==> flow/design.v <==
`timescale 1ns / 1ps
module EC(
input H0,L0,EC_prev,H1,  
output EC_out,EC_next 
    );
wire w;  
assign w = ~(H0 | L0);
assign EC_next = (w & EC_prev);
assign EC_out = (EC_next & H1);
endmodule
`timescale 1ns / 1ps
module TBC(
input X0,X1,Y0,Y1,  
output H,L  
    );
assign H = ((X0) & (!Y1)) | (X1 & (!Y1)) | (X1 & (!Y0));
assign L = (!X1) & Y1;
endmodule
`timescale 1ns / 1ps
module mux8bit(
input sel,
input [7:0]I1,I0,
output [7:0]Y
    );
assign Y = sel ? I1 : I0;
endmodule
`timescale 1ns / 1ps
module TDS(
input [7:0]P0,P1,P2,
output [7:0]Min,Med,Max
    );
wire [20:0]w;
wire [5:0]EC_next;
wire [8:0]EC_out;
wire [2:0]mux_sel;
wire [7:0]Temp_max,Temp_min_1,Temp_min_2;
TBC TBC_1_MSB_67(.X0(P0[6]),.X1(P0[7]),.Y0(P1[6]),.Y1(P1[7]),.H(w[0]),.L(w[1]));
TBC TBC_1_BITS45(.X0(P0[4]),.X1(P0[5]),.Y0(P1[4]),.Y1(P1[5]),.H(w[2]),.L(w[3]));
TBC TBC_1_BITS23(.X0(P0[2]),.X1(P0[3]),.Y0(P1[2]),.Y1(P1[3]),.H(w[4]),.L(w[5]));
TBC TBC_1_LSB_01(.X0(P0[0]),.X1(P0[1]),.Y0(P1[0]),.Y1(P1[1]),.H(w[6]),.L());
EC EC_1_MSB_45(.H0(w[0]),.L0(w[1]),.EC_prev(1'b1),.H1(w[2]),.EC_next(EC_next[0]),.EC_out(EC_out[0]));
EC EC_1_BITS23(.H0(w[2]),.L0(w[3]),.EC_prev(EC_next[0]),.H1(w[4]),.EC_next(EC_next[1]),.EC_out(EC_out[1]));
EC EC_1_LSB_01(.H0(w[4]),.L0(w[5]),.EC_prev(EC_next[1]),.H1(w[6]),.EC_next(),.EC_out(EC_out[2]));
assign mux_sel[0] = EC_out[0] | EC_out[1] | EC_out[2] | w[0];  
mux8bit m_1_min(.sel(mux_sel[0]),.I1(P1),.I0(P0),.Y(Temp_min_1));
mux8bit m_1_max(.sel(mux_sel[0]),.I1(P0),.I0(P1),.Y(Temp_max));
TBC TBC_2_MSB_67(.X0(Temp_max[6]),.X1(Temp_max[7]),.Y0(P2[6]),.Y1(P2[7]),.H(w[7]),.L(w[8]));
TBC TBC_2_BITS45(.X0(Temp_max[4]),.X1(Temp_max[5]),.Y0(P2[4]),.Y1(P2[5]),.H(w[9]),.L(w[10]));
TBC TBC_2_BITS23(.X0(Temp_max[2]),.X1(Temp_max[3]),.Y0(P2[2]),.Y1(P2[3]),.H(w[11]),.L(w[12]));
TBC TBC_2_LSB_01(.X0(Temp_max[0]),.X1(Temp_max[1]),.Y0(P2[0]),.Y1(P2[1]),.H(w[13]),.L());
EC EC_2_MSB_45(.H0(w[7]),.L0(w[8]),.EC_prev(1'b1),.H1(w[9]),.EC_next(EC_next[2]),.EC_out(EC_out[3]));
EC EC_2_BITS23(.H0(w[9]),.L0(w[10]),.EC_prev(EC_next[2]),.H1(w[11]),.EC_next(EC_next[3]),.EC_out(EC_out[4]));
EC EC_2_LSB_01(.H0(w[11]),.L0(w[12]),.EC_prev(EC_next[3]),.H1(w[13]),.EC_next(),.EC_out(EC_out[5]));
assign mux_sel[1] = EC_out[3] | EC_out[4] | EC_out[5] | w[7];
mux8bit m_2_min(.sel(mux_sel[1]),.I1(P2),.I0(Temp_max),.Y(Temp_min_2));
mux8bit m_2_max(.sel(mux_sel[1]),.I1(Temp_max),.I0(P2),.Y(Max));  
TBC TBC_3_MSB_67(.X0(Temp_min_1[6]),.X1(Temp_min_1[7]),.Y0(Temp_min_2[6]),.Y1(Temp_min_2[7]),.H(w[14]),.L(w[15]));
TBC TBC_3_BITS45(.X0(Temp_min_1[4]),.X1(Temp_min_1[5]),.Y0(Temp_min_2[4]),.Y1(Temp_min_2[5]),.H(w[16]),.L(w[17]));
TBC TBC_3_BITS23(.X0(Temp_min_1[2]),.X1(Temp_min_1[3]),.Y0(Temp_min_2[2]),.Y1(Temp_min_2[3]),.H(w[18]),.L(w[19]));
TBC TBC_3_LSB_01(.X0(Temp_min_1[0]),.X1(Temp_min_1[1]),.Y0(Temp_min_2[0]),.Y1(Temp_min_2[1]),.H(w[20]),.L());
EC EC_3_MSB_45(.H0(w[14]),.L0(w[15]),.EC_prev(1'b1),.H1(w[16]),.EC_next(EC_next[4]),.EC_out(EC_out[6]));
EC EC_3_BITS23(.H0(w[16]),.L0(w[17]),.EC_prev(EC_next[4]),.H1(w[18]),.EC_next(EC_next[5]),.EC_out(EC_out[7]));
EC EC_3_LSB_01(.H0(w[18]),.L0(w[19]),.EC_prev(EC_next[5]),.H1(w[20]),.EC_next(),.EC_out(EC_out[8]));
assign mux_sel[2] = EC_out[6] | EC_out[7] | EC_out[8] | w[14];
mux8bit m_3_min(.sel(mux_sel[2]),.I1(Temp_min_2),.I0(Temp_min_1),.Y(Min));  
mux8bit m_3_max(.sel(mux_sel[2]),.I1(Temp_min_1),.I0(Temp_min_2),.Y(Med));  
endmodule
`timescale 1ns / 1ps
module inexact_filter
# (parameter COUNT= 256) 
(input [7:0] Pixel_in,
input  clk,
output [7:0] Median
);
    reg [7:0]  line_buff1 [COUNT-1:0];
    reg [7:0]  line_buff2 [COUNT-1:0];
    reg [7:0]  R1_Max,R1_Med,R1_Min,R2_Max,R2_Med,R2_Min,Buffer_reg;
    wire [7:0] Min,Max,Med,Last_Max,Last_Med,Last_Min;
    integer i;
    always @(posedge clk)begin
    Buffer_reg <= Pixel_in;
    end
    always @ (posedge clk)
    begin
    line_buff2[COUNT-1] <= Buffer_reg;
    line_buff1[COUNT-1] <= line_buff2[0];
    for ( i=0 ; i<COUNT-1; i=i+1 )
        line_buff2[i] <= line_buff2[i+1];
    for ( i=0 ; i<COUNT-1; i=i+1 )
         line_buff1[i] <= line_buff1[i+1];
    end 
    TDS tds1_1(.P0(line_buff1[0]),.P1(line_buff2[0]),.P2(Buffer_reg),.Min(Min),.Max(Max),.Med(Med));
    always @(posedge clk) begin
    R1_Max <= Max;
    R1_Med <= Med;
    R1_Min <= Min;
    end
    always @(posedge clk) begin
    R2_Max <= R1_Max;
    R2_Med <= R1_Med;
    R2_Min <= R1_Min;
    end
    TDS tds2_1(.P0(Max),.P1(R1_Max),.P2(R2_Max),.Min(Last_Min),.Max(),.Med());
    TDS tds2_2(.P0(Med),.P1(R1_Med),.P2(R2_Med),.Min(),.Max(),.Med(Last_Med));
    TDS tds2_3(.P0(Min),.P1(R1_Min),.P2(R2_Min),.Min(),.Max(Last_Max),.Med());
    TDS tds_f(.P0(Last_Min),.P1(Last_Med),.P2(Last_Max),.Min(),.Max(),.Med(Median));
    endmodule
Tool chain data of inexact_filter
What the tools print for inexact_filter, step after step. Lines are those of the file above, counted from 1. Operators: Yosys type, input widths -> output width; for muxes data width and select width s. Cell names lack the library's common part. The mark -- stands for no value.

Design top: inexact_filter. Clock input: clk. Library: sky130hd. Library corner: tt_025C_1v80.

After elaboration
Yosys after proc, flatten, opt, wreduce and memory -nomap, before mapping. Enables and synchronous resets that opt folds into registers are not counted as muxes. Print and check cells are not counted. Equal cells are merged and count once.

The figure for elaborated cells is 1211. Under register bits stands 4152.

The entry for reductions and logical operators reads 154. The figure for mux-type cells is 20. Bitwise operators: 518.

Operator list (number): $and 1x1->1 (280); $or 1x1->1 (196); $mux 8 (20); $logic_not 1->1 (154); $not 1->1 (42).

Logic depth
Yosys ltp: most cells in a row. Word level: on the elaborated netlist, between registers, memories and ports. Mapped: between sequential cells and ports; inverters and the memories' decode and read muxes count.

For depth in word-level cells the number is 104. The figure for ABC_AREA is 0. The figure for depth in mapped cells is 33. Mapped depth without buffers: 26.

Netlist
The flow's flattened synthesis, as Yosys stat reports it; memories are mapped. The netlist is that of the ABC_AREA named above (0 if unset); the other value can give another one. The area totals of this step are shown rounded.

Cell types (number): dfxtp_1 (4152); mux2i_1 (40); nand2_1 (87); a21oi_1 (63); o21ai_0 (62); nor2_1 (81); mux2_2 (19); nor3_1 (36); inv_1 (43); nand3_1 (29); o211ai_1 (18); clkbuf_1 (28); o22ai_1 (16); a211oi_1 (13); a31oi_1 (15); a221oi_1 (10); and2_1 (14); o21a_1 (10).

Other cell types: 85; their cells: 272.

For synthesis area the number is 0.0886 mm². Cell count: 5008. Under flip-flop cells stands 4152. The figure for area of sequential cells is 0.0831 mm².

By module: a second synthesis without flattening, with its own total; a netlist apart from the flattened one above.

The entry for cells (unflattened synthesis) reads 4772. The figure for area total of the unflattened synthesis is 0.0894 mm².

Each row is one instance without its submodules.

Modules: inexact_filter (area 0.0831 mm², cells 4152, times used 1); mux8bit (area 0.000131 mm², cells 9, times used 30); TBC (area 0.0000225 mm², cells 4, times used 60); EC (area 0.00002 mm², cells 2, times used 45); TDS (area 0.0000263 mm², cells 4, times used 5).

Path before layout
Source: OpenSTA report_checks on the synthesized netlist (no wires, ideal clock, input and output delay 20% of the period each), path of least setup slack; recovery checks are left aside. Register names are those of the netlist, which keeps one name where synthesis merged equal registers.

Kind: register -> output. Start point: reg line_buff1[0][4]. End point: out Median[1]. The figure for external output delay is 2.200 ns. The entry for path slack reads 1.627 ns. The figure for clock period is 11.0 ns. The entry for arrival reads 7.173 ns. Under path delay stands 7.173 ns. Data required time: 8.800 ns. For stages on the path the number is 30. The entry for synthesis period reached reads 9.373 ns.

"path delay" is the arrival time less input delay plus setup time. At an output port there is no setup time. "stages on the path" counts driving pins, that of a launching flip-flop among them; a cell with two outputs on the path counts twice. "synthesis period reached" = period - worst setup slack (recovery checks aside). The figure is calculated, with input and output delays left at 20% of the set period. Between the ends stands the longest chain of elaborated cells between them, by number of cells; it is not shown to be the way that was timed. Of several equally long chains one is given. A line is the first line of the expression or statement that the cell stems from. Yosys adds cells for indexed reads and writes and turns some case tables into memories.

Cell sequence: dfxtp_1 -> buf_4 -> a2bb2oi_4 -> and4b_1 -> buf_6 -> o21ai_4 -> mux2i_1 -> a211o_4 -> nand2_4 -> buf_8 -> nor3b_2 -> buf_2 -> nor2_2 -> o221a_1 -> a222oi_1 -> a211oi_2 -> a211oi_4 -> mux2_4 -> a31oi_2 -> mux2_2 -> o21bai_1 -> o221ai_4 -> o31a_1 -> a31oi_4 -> mux2_2 -> o21ai_1 -> o21ai_2 -> a31oi_4 -> mux2i_1 -> a222oi_1. The figure for length of the longest elaborated chain is 103. Under elaborated cells on any way between the ends stands 601. The figure for RTL lines with such cells is 9.

RTL lines, path after synthesis: start: declaration (RTL line 75) `reg [7:0]  line_buff1 [COUNT-1:0];`; start: assignment (RTL line 90) `line_buff1[i] <= line_buff1[i+1];`; $and 1x1->1 (RTL line 16) `assign H = ((X0) & (!Y1)) | (X1 & (!Y1)) | (X1 & (!Y0));`; $or 1x1->1 x2 (RTL line 16); $or 1x1->1 (RTL line 7) `assign w = ~(H0 | L0);`; $not 1->1 (RTL line 7); $and 1x1->1 (RTL line 8) `assign EC_next = (w & EC_prev);`; $and 1x1->1 (RTL line 9) `assign EC_out = (EC_next & H1);`; $or 1x1->1 x3 (RTL line 44) `assign mux_sel[0] = EC_out[0] | EC_out[1] | EC_out[2] | w[0];`; (+83 left out); $or 1x1->1 x2 (RTL line 16); $or 1x1->1 (RTL line 7); $not 1->1 (RTL line 7); $and 1x1->1 (RTL line 8); $and 1x1->1 (RTL line 9); $or 1x1->1 x3 (RTL line 64) `assign mux_sel[2] = EC_out[6] | EC_out[7] | EC_out[8] | w[14];`; $mux 8 (RTL line 25) `assign Y = sel ? I1 : I0;`; end: declaration (RTL line 73) `output [7:0] Median`.

Path in the finished layout
From the final timing report of stored run 1: the path of least setup slack in the routed layout; clock arrival at registers is part of the times.

Kind: register -> output. Start point: reg line_buff1[0][5]. End point: out Median[6]. The entry for path slack reads 0.34 ns. Data required time: 8.80 ns. The entry for arrival reads 8.46 ns. The figure for external output delay is 2.20 ns. The figure for clock period is 11.0 ns. For stages on the path the number is 36.

Between the ends stands the longest chain of elaborated cells between them, by number of cells; it is not shown to be the way that was timed. Of several equally long chains one is given.

Cell sequence: dfxtp_4 -> a2bb2oi_4 -> o311ai_4 -> buf_12 -> o21ai_4 -> buf_8 -> mux2i_4 -> buf_4 -> a211oi_4 -> nor2_2 -> buf_6 -> mux2_4 -> buf_6 -> a31oi_4 -> a21oi_1 -> or3_4 -> a211o_1 -> o211a_4 -> or4_1 -> nand4_1 -> buf_6 -> o22ai_1 -> o32a_1 -> o221ai_4 -> buf_6 -> buf_4 -> o21a_4 -> mux2_2 -> mux2i_1 -> a31oi_1 -> o21ai_2 -> buf_4 -> a311oi_2 -> nor2b_1 -> a221o_2 -> clkbuf_2. The figure for length of the longest elaborated chain is 103. Under elaborated cells on any way between the ends stands 604. The figure for RTL lines with such cells is 9.

RTL lines, path post-layout: start: declaration (RTL line 75) `reg [7:0]  line_buff1 [COUNT-1:0];`; start: assignment (RTL line 90) `line_buff1[i] <= line_buff1[i+1];`; $and 1x1->1 (RTL line 16) `assign H = ((X0) & (!Y1)) | (X1 & (!Y1)) | (X1 & (!Y0));`; $or 1x1->1 x2 (RTL line 16); $or 1x1->1 (RTL line 7) `assign w = ~(H0 | L0);`; $not 1->1 (RTL line 7); $and 1x1->1 (RTL line 8) `assign EC_next = (w & EC_prev);`; $and 1x1->1 (RTL line 9) `assign EC_out = (EC_next & H1);`; $or 1x1->1 x3 (RTL line 44) `assign mux_sel[0] = EC_out[0] | EC_out[1] | EC_out[2] | w[0];`; (+83 left out); $or 1x1->1 x2 (RTL line 16); $or 1x1->1 (RTL line 7); $not 1->1 (RTL line 7); $and 1x1->1 (RTL line 8); $and 1x1->1 (RTL line 9); $or 1x1->1 x3 (RTL line 64) `assign mux_sel[2] = EC_out[6] | EC_out[7] | EC_out[8] | w[14];`; $mux 8 (RTL line 25) `assign Y = sel ? I1 : I0;`; end: declaration (RTL line 73) `output [7:0] Median`.

FLOW RESULTS
============

4 stored runs of inexact_filter in the flow (synthesis by Yosys, layout by OpenROAD, sky130hd cells), in arbitrary order. Constraints: input delay and output delay 20% of the set period each, output load 0.01 pF. "reached clock period" means the clock period less the worst setup slack. The figure is calculated, with input and output delays left at 20% of the set period. "time used up by the worst setup path" means the part of the period allowed to the worst setup path (the constraints hold back 20% at inputs and 20% at outputs) less its slack; where the path has registers, the arrival times of their clocks count too. By "total power of the final layout" is meant OpenSTA's value without simulated activity: inputs other than the clock are taken to toggle once in ten clock periods, and the tool carries that through the logic. The results are shown rounded.

Files of stored run 1:
==> flow/run.sh <==
#!/bin/bash
# the make line also repeats the synthesis and layout settings of config.mk as NAME=value (left out here)
make -C /OpenROAD-flow-scripts/flow DESIGN_CONFIG=/design/flow/config.mk WORK_HOME=/design/flow/orfs CLKGATE_MAP_FILE= finish
==> flow/config.mk <==
export PLATFORM = sky130hd
export DESIGN_NAME = inexact_filter
export DESIGN_NICKNAME = inexact_filter
export VERILOG_FILES = /design/flow/design.v
export SDC_FILE = /design/flow/constraint.sdc
export NUM_CORES = 4
export LEC_CHECK = 0
export CAP_MARGIN = 20
export CORE_MARGIN = 2
export CORE_UTILIZATION = 40
export SLEW_MARGIN = 20
==> flow/constraint.sdc <==
create_clock -name core_clock -period 11.0 [get_ports {clk}]
set_input_delay 2.2000 -clock core_clock [delete_from_list [all_inputs] [get_ports {clk}]]
set_output_delay 2.2000 -clock core_clock [all_outputs]
set_load 0.01 [all_outputs]

Results of stored run 1. The total power of the final layout reads 28.5 mW. For the worst setup slack after layout the run shows 0.340 ns. For the mapped cell area after synthesis the run shows 0.0886 mm². The worst hold slack after layout reads 0.256 ns. The measured standard-cell area of the final layout is 0.107 mm². The post-layout utilization is 48.8 %. The reached clock period stands at 10.660 ns. The die footprint is 0.225 mm². The measured time used up by the worst setup path is 8.46 ns. Worst setup path type: register -> output.

Files of stored run 2:
==> flow/run.sh <==
#!/bin/bash
# the make line also repeats the synthesis and layout settings of config.mk as NAME=value (left out here)
make -C /OpenROAD-flow-scripts/flow DESIGN_CONFIG=/design/flow/config.mk WORK_HOME=/design/flow/orfs CLKGATE_MAP_FILE= finish
==> flow/config.mk <==
export PLATFORM = sky130hd
export DESIGN_NAME = inexact_filter
export DESIGN_NICKNAME = inexact_filter
export VERILOG_FILES = /design/flow/design.v
export SDC_FILE = /design/flow/constraint.sdc
export NUM_CORES = 4
export LEC_CHECK = 0
export CAP_MARGIN = 20
export CORE_MARGIN = 2
export CORE_UTILIZATION = 40
export SLEW_MARGIN = 20
==> flow/constraint.sdc <==
create_clock -name core_clock -period 10.7 [get_ports {clk}]
set_input_delay 2.1400 -clock core_clock [delete_from_list [all_inputs] [get_ports {clk}]]
set_output_delay 2.1400 -clock core_clock [all_outputs]
set_load 0.01 [all_outputs]

Results of stored run 2. The total power of the final layout reads 29.4 mW. For the worst setup slack after layout the run shows 0.126 ns. For the mapped cell area after synthesis the run shows 0.0886 mm². The worst hold slack after layout reads 0.276 ns. The measured standard-cell area of the final layout is 0.107 mm². The post-layout utilization is 48.8 %. The reached clock period stands at 10.574 ns. The die footprint is 0.225 mm². The measured time used up by the worst setup path is 8.43 ns. Worst setup path type: register -> output.

Files of stored run 3:
==> flow/run.sh <==
#!/bin/bash
# the make line also repeats the synthesis and layout settings of config.mk as NAME=value (left out here)
make -C /OpenROAD-flow-scripts/flow DESIGN_CONFIG=/design/flow/config.mk WORK_HOME=/design/flow/orfs CLKGATE_MAP_FILE= finish
==> flow/config.mk <==
export PLATFORM = sky130hd
export DESIGN_NAME = inexact_filter
export DESIGN_NICKNAME = inexact_filter
export VERILOG_FILES = /design/flow/design.v
export SDC_FILE = /design/flow/constraint.sdc
export NUM_CORES = 4
export LEC_CHECK = 0
export ABC_AREA = 0
export CAP_MARGIN = 35
export CELL_PAD_IN_SITES_DETAIL_PLACEMENT = 2
export CELL_PAD_IN_SITES_GLOBAL_PLACEMENT = 1
export CORE_ASPECT_RATIO = 1.47
export CORE_MARGIN = 2
export CORE_UTILIZATION = 40
export CTS_CLUSTER_SIZE = 48
export GPL_ROUTABILITY_DRIVEN = 1
export GPL_TIMING_DRIVEN = 0
export HOLD_SLACK_MARGIN = 0.09
export MAX_ROUTING_LAYER = met4
export MIN_ROUTING_LAYER = met2
export SETUP_SLACK_MARGIN = 1.93
export SLEW_MARGIN = 15
export TNS_END_PERCENT = 55
==> flow/constraint.sdc <==
create_clock -name core_clock -period 11.0 [get_ports {clk}]
set_input_delay 2.2000 -clock core_clock [delete_from_list [all_inputs] [get_ports {clk}]]
set_output_delay 2.2000 -clock core_clock [all_outputs]
set_load 0.01 [all_outputs]

Results of stored run 3. The total power of the final layout reads 28.8 mW. For the worst setup slack after layout the run shows -0.758 ns. For the mapped cell area after synthesis the run shows 0.0886 mm². The worst hold slack after layout reads 0.273 ns. The measured standard-cell area of the final layout is 0.107 mm². The post-layout utilization is 48.5 %. The reached clock period stands at 11.758 ns. The die footprint is 0.225 mm². The measured time used up by the worst setup path is 9.56 ns. Worst setup path type: register -> output.

Files of stored run 4:
==> flow/run.sh <==
#!/bin/bash
# the make line also repeats the synthesis and layout settings of config.mk as NAME=value (left out here)
make -C /OpenROAD-flow-scripts/flow DESIGN_CONFIG=/design/flow/config.mk WORK_HOME=/design/flow/orfs CLKGATE_MAP_FILE= finish
==> flow/config.mk <==
export PLATFORM = sky130hd
export DESIGN_NAME = inexact_filter
export DESIGN_NICKNAME = inexact_filter
export VERILOG_FILES = /design/flow/design.v
export SDC_FILE = /design/flow/constraint.sdc
export NUM_CORES = 4
export LEC_CHECK = 0
export ABC_AREA = 0
export CAP_MARGIN = 20
export CELL_PAD_IN_SITES_DETAIL_PLACEMENT = 2
export CORE_MARGIN = 2
export CORE_UTILIZATION = 40
export GPL_ROUTABILITY_DRIVEN = 0
export GPL_TIMING_DRIVEN = 0
export MAX_ROUTING_LAYER = met4
export MIN_ROUTING_LAYER = met1
export SETUP_SLACK_MARGIN = 1.93
export SLEW_MARGIN = 25
export TNS_END_PERCENT = 40
==> flow/constraint.sdc <==
create_clock -name core_clock -period 11.0 [get_ports {clk}]
set_input_delay 2.2000 -clock core_clock [delete_from_list [all_inputs] [get_ports {clk}]]
set_output_delay 2.2000 -clock core_clock [all_outputs]
set_load 0.01 [all_outputs]

Results of stored run 4. The total power of the final layout reads 31.2 mW. For the worst setup slack after layout the run shows -5.45 ns. For the mapped cell area after synthesis the run shows 0.0886 mm². The worst hold slack after layout reads 0.265 ns. The measured standard-cell area of the final layout is 0.108 mm². The post-layout utilization is 49.2 %. The reached clock period stands at 16.454 ns. The die footprint is 0.225 mm². The measured time used up by the worst setup path is 14.25 ns. Worst setup path type: register -> output.
